==> flow/design.v <==
`timescale 1ns / 1ps
module addkeyancon(data_in,k1,k,data_out);
 input[63:0] data_in,k1,k;
 output[63:0] data_out;
 assign data_out = data_in ^ k1 ^ k;
endmodule
`timescale 1ns / 1ps
module linear_mprime(data_in,data_out);
	input [63:0] data_in;
	output [63:0] data_out;
	wire [31:0] ims;
    		  assign ims[0] = data_in[59] ^ data_in[55];
		  assign ims[1] = data_in[54] ^ data_in[50];		  
		  assign ims[2] = data_in[61] ^ data_in[49];
		  assign ims[3] = data_in[60] ^ data_in[56];
        assign data_out[63] = ims[0] ^ data_in[51];
        assign data_out[62] = data_in[62] ^ ims[1];
        assign data_out[61] = data_in[57] ^ ims[2];
        assign data_out[60] = ims[3] ^ data_in[52];
        assign data_out[59] = data_in[63] ^ ims[0];
        assign data_out[58] = data_in[58] ^ ims[1];
        assign data_out[57] = data_in[53] ^ ims[2];
        assign data_out[56] = ims[3] ^ data_in[48];
		  assign ims[4] = data_in[63] ^ data_in[51];
		  assign ims[5] = data_in[62] ^ data_in[58];		  
		  assign ims[6] = data_in[57] ^ data_in[53];
		  assign ims[7] = data_in[52] ^ data_in[48];
        assign data_out[55] = data_in[59] ^ ims[4];
        assign data_out[54] = ims[5] ^ data_in[54];
        assign data_out[53] = ims[6] ^ data_in[49];
        assign data_out[52] = data_in[60] ^ ims[7];
        assign data_out[51] = data_in[55] ^ ims[4];
        assign data_out[50] = ims[5] ^ data_in[50];
        assign data_out[49] = data_in[61] ^ ims[6];
        assign data_out[48] = data_in[56] ^ ims[7];
		  assign ims[8] = data_in[47] ^ data_in[43];
		  assign ims[9] = data_in[42] ^ data_in[38];		  
		  assign ims[10] = data_in[37] ^ data_in[33];
		  assign ims[11] = data_in[44] ^ data_in[32];
        assign data_out[47] = ims[8] ^ data_in[39];
        assign data_out[46] = ims[9] ^ data_in[34];
        assign data_out[45] = data_in[45] ^ ims[10];
        assign data_out[44] = ims[11] ^ data_in[40];
        assign data_out[43] = ims[8] ^ data_in[35];
        assign data_out[42] = data_in[46] ^ ims[9];
        assign data_out[41] = data_in[41] ^ ims[10];
        assign data_out[40] = ims[11] ^ data_in[36];
		  assign ims[12] = data_in[39] ^ data_in[35];
		  assign ims[13] = data_in[46] ^ data_in[34];		  
		  assign ims[14] = data_in[45] ^ data_in[41];
		  assign ims[15] = data_in[40] ^ data_in[36];
		  assign data_out[39] = data_in[47] ^ ims[12];
        assign data_out[38] = ims[13] ^ data_in[42];
        assign data_out[37] = ims[14] ^ data_in[37];
        assign data_out[36] = ims[15] ^ data_in[32];
        assign data_out[35] = data_in[43] ^ ims[12];
        assign data_out[34] = ims[13] ^ data_in[38];
        assign data_out[33] = ims[14] ^ data_in[33];
        assign data_out[32] = data_in[44] ^ ims[15];
		  assign ims[16] = data_in[31] ^ data_in[27];
		  assign ims[17] = data_in[26] ^ data_in[22];		  
		  assign ims[18] = data_in[21] ^ data_in[17];
		  assign ims[19] = data_in[28] ^ data_in[16];
        assign data_out[31] = ims[16] ^ data_in[23];
        assign data_out[30] = ims[17] ^ data_in[18];
        assign data_out[29] = data_in[29] ^ ims[18];
        assign data_out[28] = ims[19] ^ data_in[24];
        assign data_out[27] = ims[16] ^ data_in[19];
        assign data_out[26] = data_in[30] ^ ims[17];
        assign data_out[25] = data_in[25] ^ ims[18];
        assign data_out[24] = ims[19] ^ data_in[20];
		  assign ims[20] = data_in[23] ^ data_in[19];
		  assign ims[21] = data_in[30] ^ data_in[18];		  
		  assign ims[22] = data_in[29] ^ data_in[25];
		  assign ims[23] = data_in[24] ^ data_in[20];
        assign data_out[23] = data_in[31] ^ ims[20];
        assign data_out[22] = ims[21] ^ data_in[26];
        assign data_out[21] = ims[22] ^ data_in[21];
        assign data_out[20] = ims[23] ^ data_in[16];
        assign data_out[19] = data_in[27] ^ ims[20];
        assign data_out[18] = ims[21] ^ data_in[22];
        assign data_out[17] = ims[22] ^ data_in[17];
        assign data_out[16] = data_in[28] ^ ims[23];
		  assign ims[24] = data_in[11] ^ data_in[7];
		  assign ims[25] = data_in[6]  ^ data_in[2];		  
		  assign ims[26] = data_in[13] ^ data_in[1];
		  assign ims[27] = data_in[12] ^ data_in[8];
        assign data_out[15] = ims[24] ^ data_in[3];
        assign data_out[14] = data_in[14] ^ ims[25];
        assign data_out[13] = ims[26] ^ data_in[9];
        assign data_out[12] = ims[27] ^ data_in[4];
        assign data_out[11] = data_in[15] ^ ims[24];
        assign data_out[10] = data_in[10] ^ ims[25];
        assign data_out[9]  = ims[26] ^ data_in[5];
        assign data_out[8]  = ims[27] ^ data_in[0];
		  assign ims[28] = data_in[15] ^ data_in[3];
		  assign ims[29] = data_in[14] ^ data_in[10];		  
		  assign ims[30] = data_in[9] ^ data_in[5];
		  assign ims[31] = data_in[4] ^ data_in[0];
        assign data_out[7]  = ims[28] ^ data_in[11];
        assign data_out[6]  = ims[29] ^ data_in[6];
        assign data_out[5]  = ims[30] ^ data_in[1];
        assign data_out[4]  = data_in[12] ^ ims[31];
        assign data_out[3]  = ims[28] ^ data_in[7];
        assign data_out[2]  = ims[29] ^ data_in[2];
        assign data_out[1]  = ims[30] ^ data_in[13];
        assign data_out[0]  = data_in[8] ^ ims[31];
endmodule
`timescale 1ns / 1ps
module linear_m(data_in,data_out);
	input [63:0] data_in;
	output [63:0] data_out;
	wire [63:0] mp;
   linear_mprime mp1(data_in, mp);
	assign data_out[63:60] = mp[63:60];
	assign data_out[59:56] = mp[43:40];
	assign data_out[55:52] = mp[23:20];
	assign data_out[51:48] = mp[3:0];
	assign data_out[47:44] = mp[47:44];
	assign data_out[43:40] = mp[27:24];
	assign data_out[39:36] = mp[7:4];
	assign data_out[35:32] = mp[51:48];
	assign data_out[31:28] = mp[31:28];
	assign data_out[27:24] = mp[11:8];
	assign data_out[23:20] = mp[55:52];
	assign data_out[19:16] = mp[35:32];
	assign data_out[15:12] = mp[15:12];
	assign data_out[11:8]  = mp[59:56];
	assign data_out[7:4]   = mp[39:36];
	assign data_out[3:0]   = mp[19:16];
endmodule
`timescale 1ns / 1ps
module linear_m_inv(data_in,data_out);
	input [63:0] data_in;
	output [63:0] data_out;
	wire [63:0] mp;
	assign mp[63:60] = data_in[63:60];
	assign mp[59:56] = data_in[11:8];
	assign mp[55:52] = data_in[23:20];
	assign mp[51:48] = data_in[35:32];
	assign mp[47:44] = data_in[47:44];
	assign mp[43:40] = data_in[59:56];
	assign mp[39:36] = data_in[7:4];
	assign mp[35:32] = data_in[19:16];
	assign mp[31:28] = data_in[31:28];
	assign mp[27:24] = data_in[43:40];
	assign mp[23:20] = data_in[55:52];
	assign mp[19:16] = data_in[3:0];
	assign mp[15:12] = data_in[15:12];
	assign mp[11:8]  = data_in[27:24];
	assign mp[7:4]   = data_in[39:36];
	assign mp[3:0]   = data_in[51:48];
	linear_mprime mp0(mp,data_out);
endmodule
`timescale 1ns / 1ps
module prince_core(data_in,key,rc,data_out);
	input[63:0] data_in,key,rc;
	output [63:0] data_out;
	wire [63:0] sb_out,m_out,m_out0,xor_out;
	sbox s1(data_in,sb_out);
	linear_m m_0(sb_out,m_out);
	addkeyancon akc1(m_out,key,rc,data_out);
endmodule
module prince_core1(data_in,key,rc,data_out);
	input[63:0] data_in,key,rc;
	output [63:0] data_out;
	wire [63:0] m_out,xor_out;
	addkeyancon akc2(data_in,key,rc,xor_out);
	linear_m_inv m_1(xor_out,m_out);
	invsbox s1(m_out,data_out);
endmodule
module sbox(data_in,data_out);
	input [63:0] data_in;
	output [63:0] data_out;
	function [3:0] sb;
		input [3:0] x;
		case (x)
			4'h0: sb = 4'd11; 4'h1: sb = 4'd15; 4'h2: sb = 4'd3;  4'h3: sb = 4'd2;
			4'h4: sb = 4'd10; 4'h5: sb = 4'd12; 4'h6: sb = 4'd9;  4'h7: sb = 4'd1;
			4'h8: sb = 4'd6;  4'h9: sb = 4'd7;  4'ha: sb = 4'd8;  4'hb: sb = 4'd0;
			4'hc: sb = 4'd14; 4'hd: sb = 4'd5;  4'he: sb = 4'd13; default: sb = 4'd4;
		endcase
	endfunction
	assign data_out={
	  sb(data_in[63:60]),sb(data_in[59:56]),sb(data_in[55:52]),sb(data_in[51:48]),
	  sb(data_in[47:44]),sb(data_in[43:40]),sb(data_in[39:36]),sb(data_in[35:32]),
	  sb(data_in[31:28]),sb(data_in[27:24]),sb(data_in[23:20]),sb(data_in[19:16]),
	  sb(data_in[15:12]),sb(data_in[11: 8]),sb(data_in[ 7: 4]),sb(data_in[ 3: 0])
	};
endmodule
module invsbox(data_in,data_out);
	input [63:0] data_in;
	output [63:0] data_out;
	function [3:0] isb;
		input [3:0] x;
		case (x)
			4'h0: isb = 4'd11; 4'h1: isb = 4'd7;  4'h2: isb = 4'd3;  4'h3: isb = 4'd2;
			4'h4: isb = 4'd15; 4'h5: isb = 4'd13; 4'h6: isb = 4'd8;  4'h7: isb = 4'd9;
			4'h8: isb = 4'd10; 4'h9: isb = 4'd6;  4'ha: isb = 4'd4;  4'hb: isb = 4'd0;
			4'hc: isb = 4'd5;  4'hd: isb = 4'd14; 4'he: isb = 4'd12; default: isb = 4'd1;
		endcase
	endfunction
	assign data_out={
	  isb(data_in[63:60]),isb(data_in[59:56]),isb(data_in[55:52]),isb(data_in[51:48]),
	  isb(data_in[47:44]),isb(data_in[43:40]),isb(data_in[39:36]),isb(data_in[35:32]),
	  isb(data_in[31:28]),isb(data_in[27:24]),isb(data_in[23:20]),isb(data_in[19:16]),
	  isb(data_in[15:12]),isb(data_in[11: 8]),isb(data_in[ 7: 4]),isb(data_in[ 3: 0])
	};
endmodule
`timescale 1ns / 1ps
module prince_top(plaintext,key,ciphertext);
	input [63:0] plaintext;
	input [127:0] key;
	output [63:0] ciphertext;	
	wire [63:0] m[0:11],m1,m2,subkey;
	wire [63:0] ai[1:5];
	assign ai[1]=64'h13198A2E03707344;
	assign ai[2]=64'hA4093822299F31D0;
	assign ai[3]=64'h082EFA98EC4E6C89;
	assign ai[4]=64'h452821E638D01377;
	assign ai[5]=64'hBE5466CF34E90C6C;
	addkeyancon akc1(plaintext,key[127:64],key[63:0],m[0]);
	prince_core p001(m[0],key[63:0],ai[1],m[1]);
	prince_core p011(m[1],key[63:0],ai[2],m[2]);
	prince_core p021(m[2],key[63:0],ai[3],m[3]);
	prince_core p031(m[3],key[63:0],ai[4],m[4]);
	prince_core p041(m[4],key[63:0],ai[5],m[5]);
	sbox s1(m[5],m1);
	linear_mprime mm1(m1,m2);
	invsbox ss1(m2,m[6]);
	getk11 k11(key[63:0],subkey);
	prince_core1 p101(m[6],subkey,ai[5],m[7]);	
	prince_core1 p111(m[7],subkey,ai[4],m[8]);	
	prince_core1 p121(m[8],subkey,ai[3],m[9]);
	prince_core1 p131(m[9],subkey,ai[2],m[10]);
	prince_core1 p141(m[10],subkey,ai[1],m[11]);
   addkeyancon akc31(m[11],subkey,{key[64],key[127:66],key[65]^ key[127]},ciphertext);	
endmodule
module getk11(key,wk);
   input  [63:0] key;
   output [63:0] wk;
	assign wk = {~key[63:62],key[61:56],~key[55],key[54],~key[53],
		key[52],~key[51:50],key[49:46],~key[45],key[44],
		~key[43],key[42:41],~key[40:39],key[38],~key[37:36],
		key[35],~key[34:30],key[29:28],~key[27],key[26:25],
		~key[24],key[23],~key[22:18],key[17:15],~key[14],
		key[13],~key[12],key[11:8],~key[7:6],key[5],
		~key[4:2],key[1],~key[0]};
endmodule
module prince_enc (
    input  wire         clk,
    input  wire         rst,         
    input  wire         in_valid,
    output wire         in_ready,
    input  wire [63:0]  plaintext,
    input  wire [127:0] key,         
    output reg          out_valid,
    output reg  [63:0]  ciphertext
);
    reg         v1;
    reg [63:0]  pt_r;
    reg [127:0] key_r;
    wire [63:0] ct;
    assign in_ready = 1'b1;
    always @(posedge clk) begin
        if (rst) begin
            v1        <= 1'b0;
            out_valid <= 1'b0;
        end else begin
            v1        <= in_valid;
            out_valid <= v1;
        end
    end
    always @(posedge clk) begin
        if (in_valid) begin
            pt_r  <= plaintext;
            key_r <= key;
        end
        if (v1)
            ciphertext <= ct;
    end
    prince_top u_prince (
        .plaintext  (pt_r),
        .key        (key_r),
        .ciphertext (ct)
    );
endmodule
**Reports on prince_enc**

What the tools print for prince_enc, step after step.
Line numbers count from 1 in the design file above.
Operators: Yosys type, input widths -> output width; for muxes data width and select width s.
Cell names lack the library's common part.
The mark n/a stands for no value.

- Top module: prince_enc
- Clock: clk
- Cell library: sky130hd
- Library corner: tt_025C_1v80

**Word level**

Counts by Yosys on the flattened word-level netlist (proc, flatten, opt, wreduce; memories kept). Register bits leave out memories and registers merged into their read ports (data or address); mux counts leave out enables and synchronous resets folded into registers. Print and check cells are left out. Cells with the same type and inputs are merged into one.
Yosys's memory passes give these memory sizes; they may raise the number of words (mostly to a power of two), join words into wider ones and drop unused or constant bits.

- Memories kept: 192
- Input port bits: 195
- Word-level cells: 1,295
- Register bits after elaboration: 258
- Output and inout port bits: 66
- ROM bits: 12,288

- Bitwise operators: 1,098

Memories:

| memory | depth | width | rd ports | wr ports | line | source |
|---|---|---|---|---|---|---|
| (no name shown) | 16 | 4 | 1 | 0 | 177 | `case (x)` |
| (no name shown) | 16 | 4 | 1 | 0 | 177 |  |
| (no name shown) | 16 | 4 | 1 | 0 | 177 |  |
| (no name shown) | 16 | 4 | 1 | 0 | 177 |  |
| (no name shown) | 16 | 4 | 1 | 0 | 177 |  |
| (no name shown) | 16 | 4 | 1 | 0 | 177 |  |

Further memories, not shown: 186.

Operator list:

| cell | count |
|---|---|
| $xor 1x1->1 | 1,057 |
| $xor 64x64->64 | 14 |
| $not 25->25 | 4 |
| $not 33->33 | 2 |
| $not 30->30 | 2 |
| $not 27->27 | 2 |
| $not 2->2 | 5 |
| $not 5->5 | 2 |
| $not 1->1 | 9 |
| $not 3->3 | 1 |

**Depth**

Yosys ltp: most cells in a row. Word level: on the elaborated netlist, between registers, memories and ports. Mapped: between sequential cells and ports; inverters and the memories' decode and read muxes count.

- Word-level depth: 5
- ABC_AREA: 0
- Mapped depth: 90
- Depth with buffers taken out: 89

**Netlist**

The flow's flattened synthesis, as Yosys stat reports it; memories are mapped. The netlist is that of the ABC_AREA named above (0 if unset); the other value can give another one.

Cell types:

| type | count | total area (um^2) |
|---|---|---|
| xnor2_1 | 911 | 7.98E+03 |
| ha_1 | 630 | 7,882.56 |
| edfxtp_1 | 256 | 7.69E+03 |
| xnor3_1 | 267 | 6.01E+03 |
| mux2i_1 | 389 | 3.89E+03 |
| xor2_1 | 369 | 3,231.85 |
| inv_1 | 542 | 2.03E+03 |
| xor3_1 | 70 | 1.66E+03 |
| xnor2_2 | 76 | 1.24E+03 |
| a21oi_1 | 235 | 1.18E+03 |
| nor2_1 | 269 | 1.01E+03 |
| mux2_2 | 84 | 945.907 |
| o211ai_1 | 126 | 945.907 |
| o21ai_0 | 184 | 920.883 |
| a211oi_1 | 115 | 863.328 |
| nand2_1 | 212 | 795.763 |
| nand3_1 | 134 | 670.643 |
| o211a_1 | 58 | 580.557 |

Other cell types: 127; their cells: 1709.

- Flip-flops: 258
- Sequential part of the area: 7,727.4 um^2
- Cell area after synthesis: 63,263.2 um^2
- Cells in the netlist: 6,636
- Buffers: 130

By module: a second synthesis without flattening, with its own total; a netlist apart from the flattened one above.

- Cells (unflattened synthesis): 5,419
- Area total of the unflattened synthesis: 72,917.4 um^2

Each row is one instance without its submodules.

Modules:

| module | area (um^2) | instances | cells | seq. area (um^2) |
|---|---|---|---|---|
| addkeyancon | 1,521.5 | 12 | 64 | 0.0 |
| linear_mprime | 1,641.6 | 11 | 64 | 0.0 |
| invsbox | 2,471.1 | 6 | 288 | 0.0 |
| sbox | 2,274.7 | 6 | 315 | 0.0 |
| prince_enc | 7,751.2 | 1 | 262 | 7,727.4 |
| getk11 | 360.3 | 1 | 64 | 0.0 |
| prince_top | 16.3 | 1 | 3 | 0.0 |
| linear_m | 0.0 | 5 | 0 | 0.0 |
| linear_m_inv | 0.0 | 5 | 0 | 0.0 |
| prince_core | 0.0 | 5 | 0 | 0.0 |
| prince_core1 | 0.0 | 5 | 0 | 0.0 |

**Timing after synthesis**

Path of least setup slack by OpenSTA after synthesis, without wires, with an ideal clock, recovery checks aside; 20% of the period is set as input and as output delay. Where synthesis merged equal registers, the netlist keeps one of their names.

- Kind: reg2reg
- Start point: reg key_r[44]
- End point: reg ciphertext[16]
- Required time: 21.740 ns
- Data arrival time: 17.448 ns
- Path buffers: 2
- Clock period: 22.0 ns
- Path delay: 17.708 ns
- Path slack: 4.292 ns
- Launch time at the first pin: 0.000 ns
- Setup time: 0.260 ns
- Stages on the path: 78
- Synthesis period reached: 17.708 ns

"path delay" = arrival - input delay + setup time.
"stages on the path": output pins that drive a net of the path, with the launching flip-flop's if there is one; two outputs of one cell count as two.
"synthesis period reached" = period - worst setup slack (recovery checks aside). The figure is calculated, with input and output delays left at 20% of the set period.
Between the ends stands the longest chain of elaborated cells between them, by number of cells; it is not shown to be the way that was timed. Of several equally long chains one is given.
A line is the first line of the expression or statement that the cell stems from. Yosys adds cells for indexed reads and writes and turns some case tables into memories.
The chain passes a memory read, where the word-level depth is cut; so it can be longer than that depth.

- Cells stage by stage: edfxtp_1 > clkbuf_1 > buf_1 > xnor2_1 > xnor2_1 > inv_1 > ha_1 > or2_1 > and3_1 > or4_1 > nand2_1 > inv_1 > ha_1 > and3_1 > a211oi_1 > or2_2 > xor2_1 > xnor2_1 > [42 not listed] > a211o_1 > a211oi_1 > nor4_4 > nor3b_1 > or4_1 > nand2_1 > inv_2 > ha_1 > and3_1 > a31oi_1 > xnor2_1 > xor2_1 > xnor2_1 > inv_1 > ha_1 > mux2_1 > o21ai_1 > xnor2_1
- Cells in the longest elaborated chain: 57
- Elaborated cells between the ends (all ways): 953
- Source lines of those cells: 99
- Classes of those cells: 815 x logic; 138 x memory

RTL lines, path post-synthesis:

| element | line | source |
|---|---|---|
| start, declared | 262 | `reg [127:0] key_r;` |
| start, assigned | 277 | `key_r <= key;` |
| $xor 64x64->64 | 5 | `assign data_out = data_in ^ k1 ^ k;` |
| $mem_v2 16x4 | 177 | `case (x)` |
| $xor 1x1->1 | 36 | `assign ims[8] = data_in[47] ^ data_in[43];` |
| $xor 1x1->1 | 40 | `assign data_out[47] = ims[8] ^ data_in[39];` |
| $xor 64x64->64 | 5 |  |
| $not 25->25 | n/a |  |
| $mem_v2 16x4 | 177 |  |
| [42 not listed] | n/a |  |
| $mem_v2 16x4 | 196 | `case (x)` |
| $xor 64x64->64 | 5 |  |
| $not 25->25 | n/a |  |
| $xor 1x1->1 | 75 | `assign ims[23] = data_in[24] ^ data_in[20];` |
| $xor 1x1->1 | 83 | `assign data_out[16] = data_in[28] ^ ims[23];` |
| $mem_v2 16x4 | 196 |  |
| $xor 64x64->64 x2 | 5 |  |
| end, assigned | 280 | `ciphertext <= ct;` |
| end, declared | 258 | `output reg  [63:0]  ciphertext` |

**Worst path after layout**

From the final timing report of flow run 2: the path of least setup slack in the routed layout; clock arrival at registers is part of the times.

- Kind: reg2reg
- Start point: reg key_r[25]
- End point: reg ciphertext[18]
- Stages on the path: 78
- Data arrival time: 19.81 ns
- Setup time: 0.28 ns
- Clock period: 24.3 ns
- Path slack: 4.86 ns
- Launch time at the first pin: 0.65 ns
- Required time: 24.68 ns
- Path buffers: 5

Between the ends stands the longest chain of elaborated cells between them, by number of cells; it is not shown to be the way that was timed. Of several equally long chains one is given.
The chain passes a memory read, where the word-level depth is cut; so it can be longer than that depth.

- Cells stage by stage: edfxtp_1 > buf_8 > xnor3_2 > inv_1 > ha_1 > mux2i_1 > mux2i_2 > xor2_2 > xor2_2 > inv_1 > ha_1 > a21bo_2 > a21oi_4 > nor3_1 > xnor2_2 > xor2_2 > ha_1 > mux2_2 > [42 not listed] > xnor3_2 > ha_1 > mux2_2 > o211ai_1 > xor2_2 > xnor2_2 > xor2_1 > o21ai_0 > o21ai_0 > buf_4 > xnor2_2 > xnor3_1 > inv_1 > ha_1 > inv_1 > mux2_1 > mux2i_1 > xnor2_1
- Cells in the longest elaborated chain: 57
- Elaborated cells between the ends (all ways): 960
- Source lines of those cells: 99
- Classes of those cells: 821 x logic; 139 x memory

RTL lines, path after layout:

| element | line | source |
|---|---|---|
| start, declared | 262 | `reg [127:0] key_r;` |
| start, assigned | 277 | `key_r <= key;` |
| $xor 64x64->64 | 5 | `assign data_out = data_in ^ k1 ^ k;` |
| $mem_v2 16x4 | 177 | `case (x)` |
| $xor 1x1->1 | 75 | `assign ims[23] = data_in[24] ^ data_in[20];` |
| $xor 1x1->1 | 79 | `assign data_out[20] = ims[23] ^ data_in[16];` |
| $xor 64x64->64 | 5 |  |
| $not 25->25 | n/a |  |
| $mem_v2 16x4 | 177 |  |
| [42 not listed] | n/a |  |
| $mem_v2 16x4 | 196 | `case (x)` |
| $xor 64x64->64 | 5 |  |
| $not 25->25 | n/a |  |
| $xor 1x1->1 | 75 |  |
| $xor 1x1->1 | 83 | `assign data_out[16] = data_in[28] ^ ims[23];` |
| $mem_v2 16x4 | 196 |  |
| $xor 64x64->64 x2 | 5 |  |
| end, assigned | 280 | `ciphertext <= ct;` |
| end, declared | 258 | `output reg  [63:0]  ciphertext` |

==> results <==
Module prince_enc, platform sky130hd: 4 stored runs of the flow (Yosys, OpenROAD) with differing settings, in no particular order. Input and output delays are each 20% of the period that was set; the output load is 0.01 pF.
By "reached clock period" is meant the clock period of the run minus its worst setup slack. This is arithmetic on one report: input and output delays are still those of the set period (20% each).
"allowed time less slack (worst setup path)" means the part of the period allowed to the worst setup path (the constraints hold back 20% at inputs and 20% at outputs) less its slack; where the path has registers, the arrival times of their clocks count too.

### Flow run 1

Settings: `CAP_MARGIN=5`, `CELL_PAD_IN_SITES_GLOBAL_PLACEMENT=0`, `CORE_ASPECT_RATIO=0.89`, `CORE_UTILIZATION=32`, `CTS_CLUSTER_DIAMETER=259`, `CTS_CLUSTER_SIZE=85`, `MIN_ROUTING_LAYER=met1`, `PLACE_DENSITY=0.9`, `SETUP_SLACK_MARGIN=0.6`, `SLEW_MARGIN=35`, `period_ns=14.0`, `CORE_MARGIN=2`

No results, routing failed with GRT-0116.

### Flow run 2

Settings: `CORE_ASPECT_RATIO=0.55`, `CORE_MARGIN=2`, `CORE_UTILIZATION=27`, `CTS_CLUSTER_SIZE=21`, `HOLD_SLACK_MARGIN=0.2`, `MIN_ROUTING_LAYER=met1`, `PLACE_DENSITY_LB_ADDON=0.16`, `SETUP_SLACK_MARGIN=4.46`, `period_ns=24.3`, `CAP_MARGIN=20`, `SLEW_MARGIN=20`

- Netlist area reported by Yosys: 63,263.2 um^2
- Area inside the die boundary: 238,370.0 um^2
- Standard-cell area after layout: 78,763.0 um^2
- Final utilization: 0.339
- Worst setup slack after layout: 4.862 ns
- Reached clock period: 19.438 ns
- Allowed time less slack (worst setup path): 19.44 ns
- Worst path kind: reg2reg

### Flow run 3

Settings: `CORE_UTILIZATION=40`, `PLACE_DENSITY=0.6`, `period_ns=22.0`, `CAP_MARGIN=20`, `CORE_MARGIN=2`, `SLEW_MARGIN=20`

- Netlist area reported by Yosys: 63,263.2 um^2
- Area inside the die boundary: 161,355.0 um^2
- Standard-cell area after layout: 70,158.5 um^2
- Final utilization: 0.448
- Worst setup slack after layout: 1.102 ns
- Reached clock period: 20.898 ns
- Allowed time less slack (worst setup path): 20.90 ns
- Worst path kind: reg2reg

### Flow run 4

Settings: `CELL_PAD_IN_SITES_GLOBAL_PLACEMENT=1`, `CORE_UTILIZATION=19`, `MIN_ROUTING_LAYER=met1`, `PLACE_DENSITY_LB_ADDON=0.24`, `TNS_END_PERCENT=100`, `period_ns=13.3`, `CAP_MARGIN=20`, `CORE_MARGIN=2`, `SLEW_MARGIN=20`

- Netlist area reported by Yosys: 63,263.2 um^2
- Area inside the die boundary: 337,596.0 um^2
- Standard-cell area after layout: 102,387.0 um^2
- Final utilization: 0.31
- Worst setup slack after layout: -4.616 ns
- Reached clock period: 17.916 ns
- Allowed time less slack (worst setup path): 17.92 ns
- Worst path kind: reg2reg
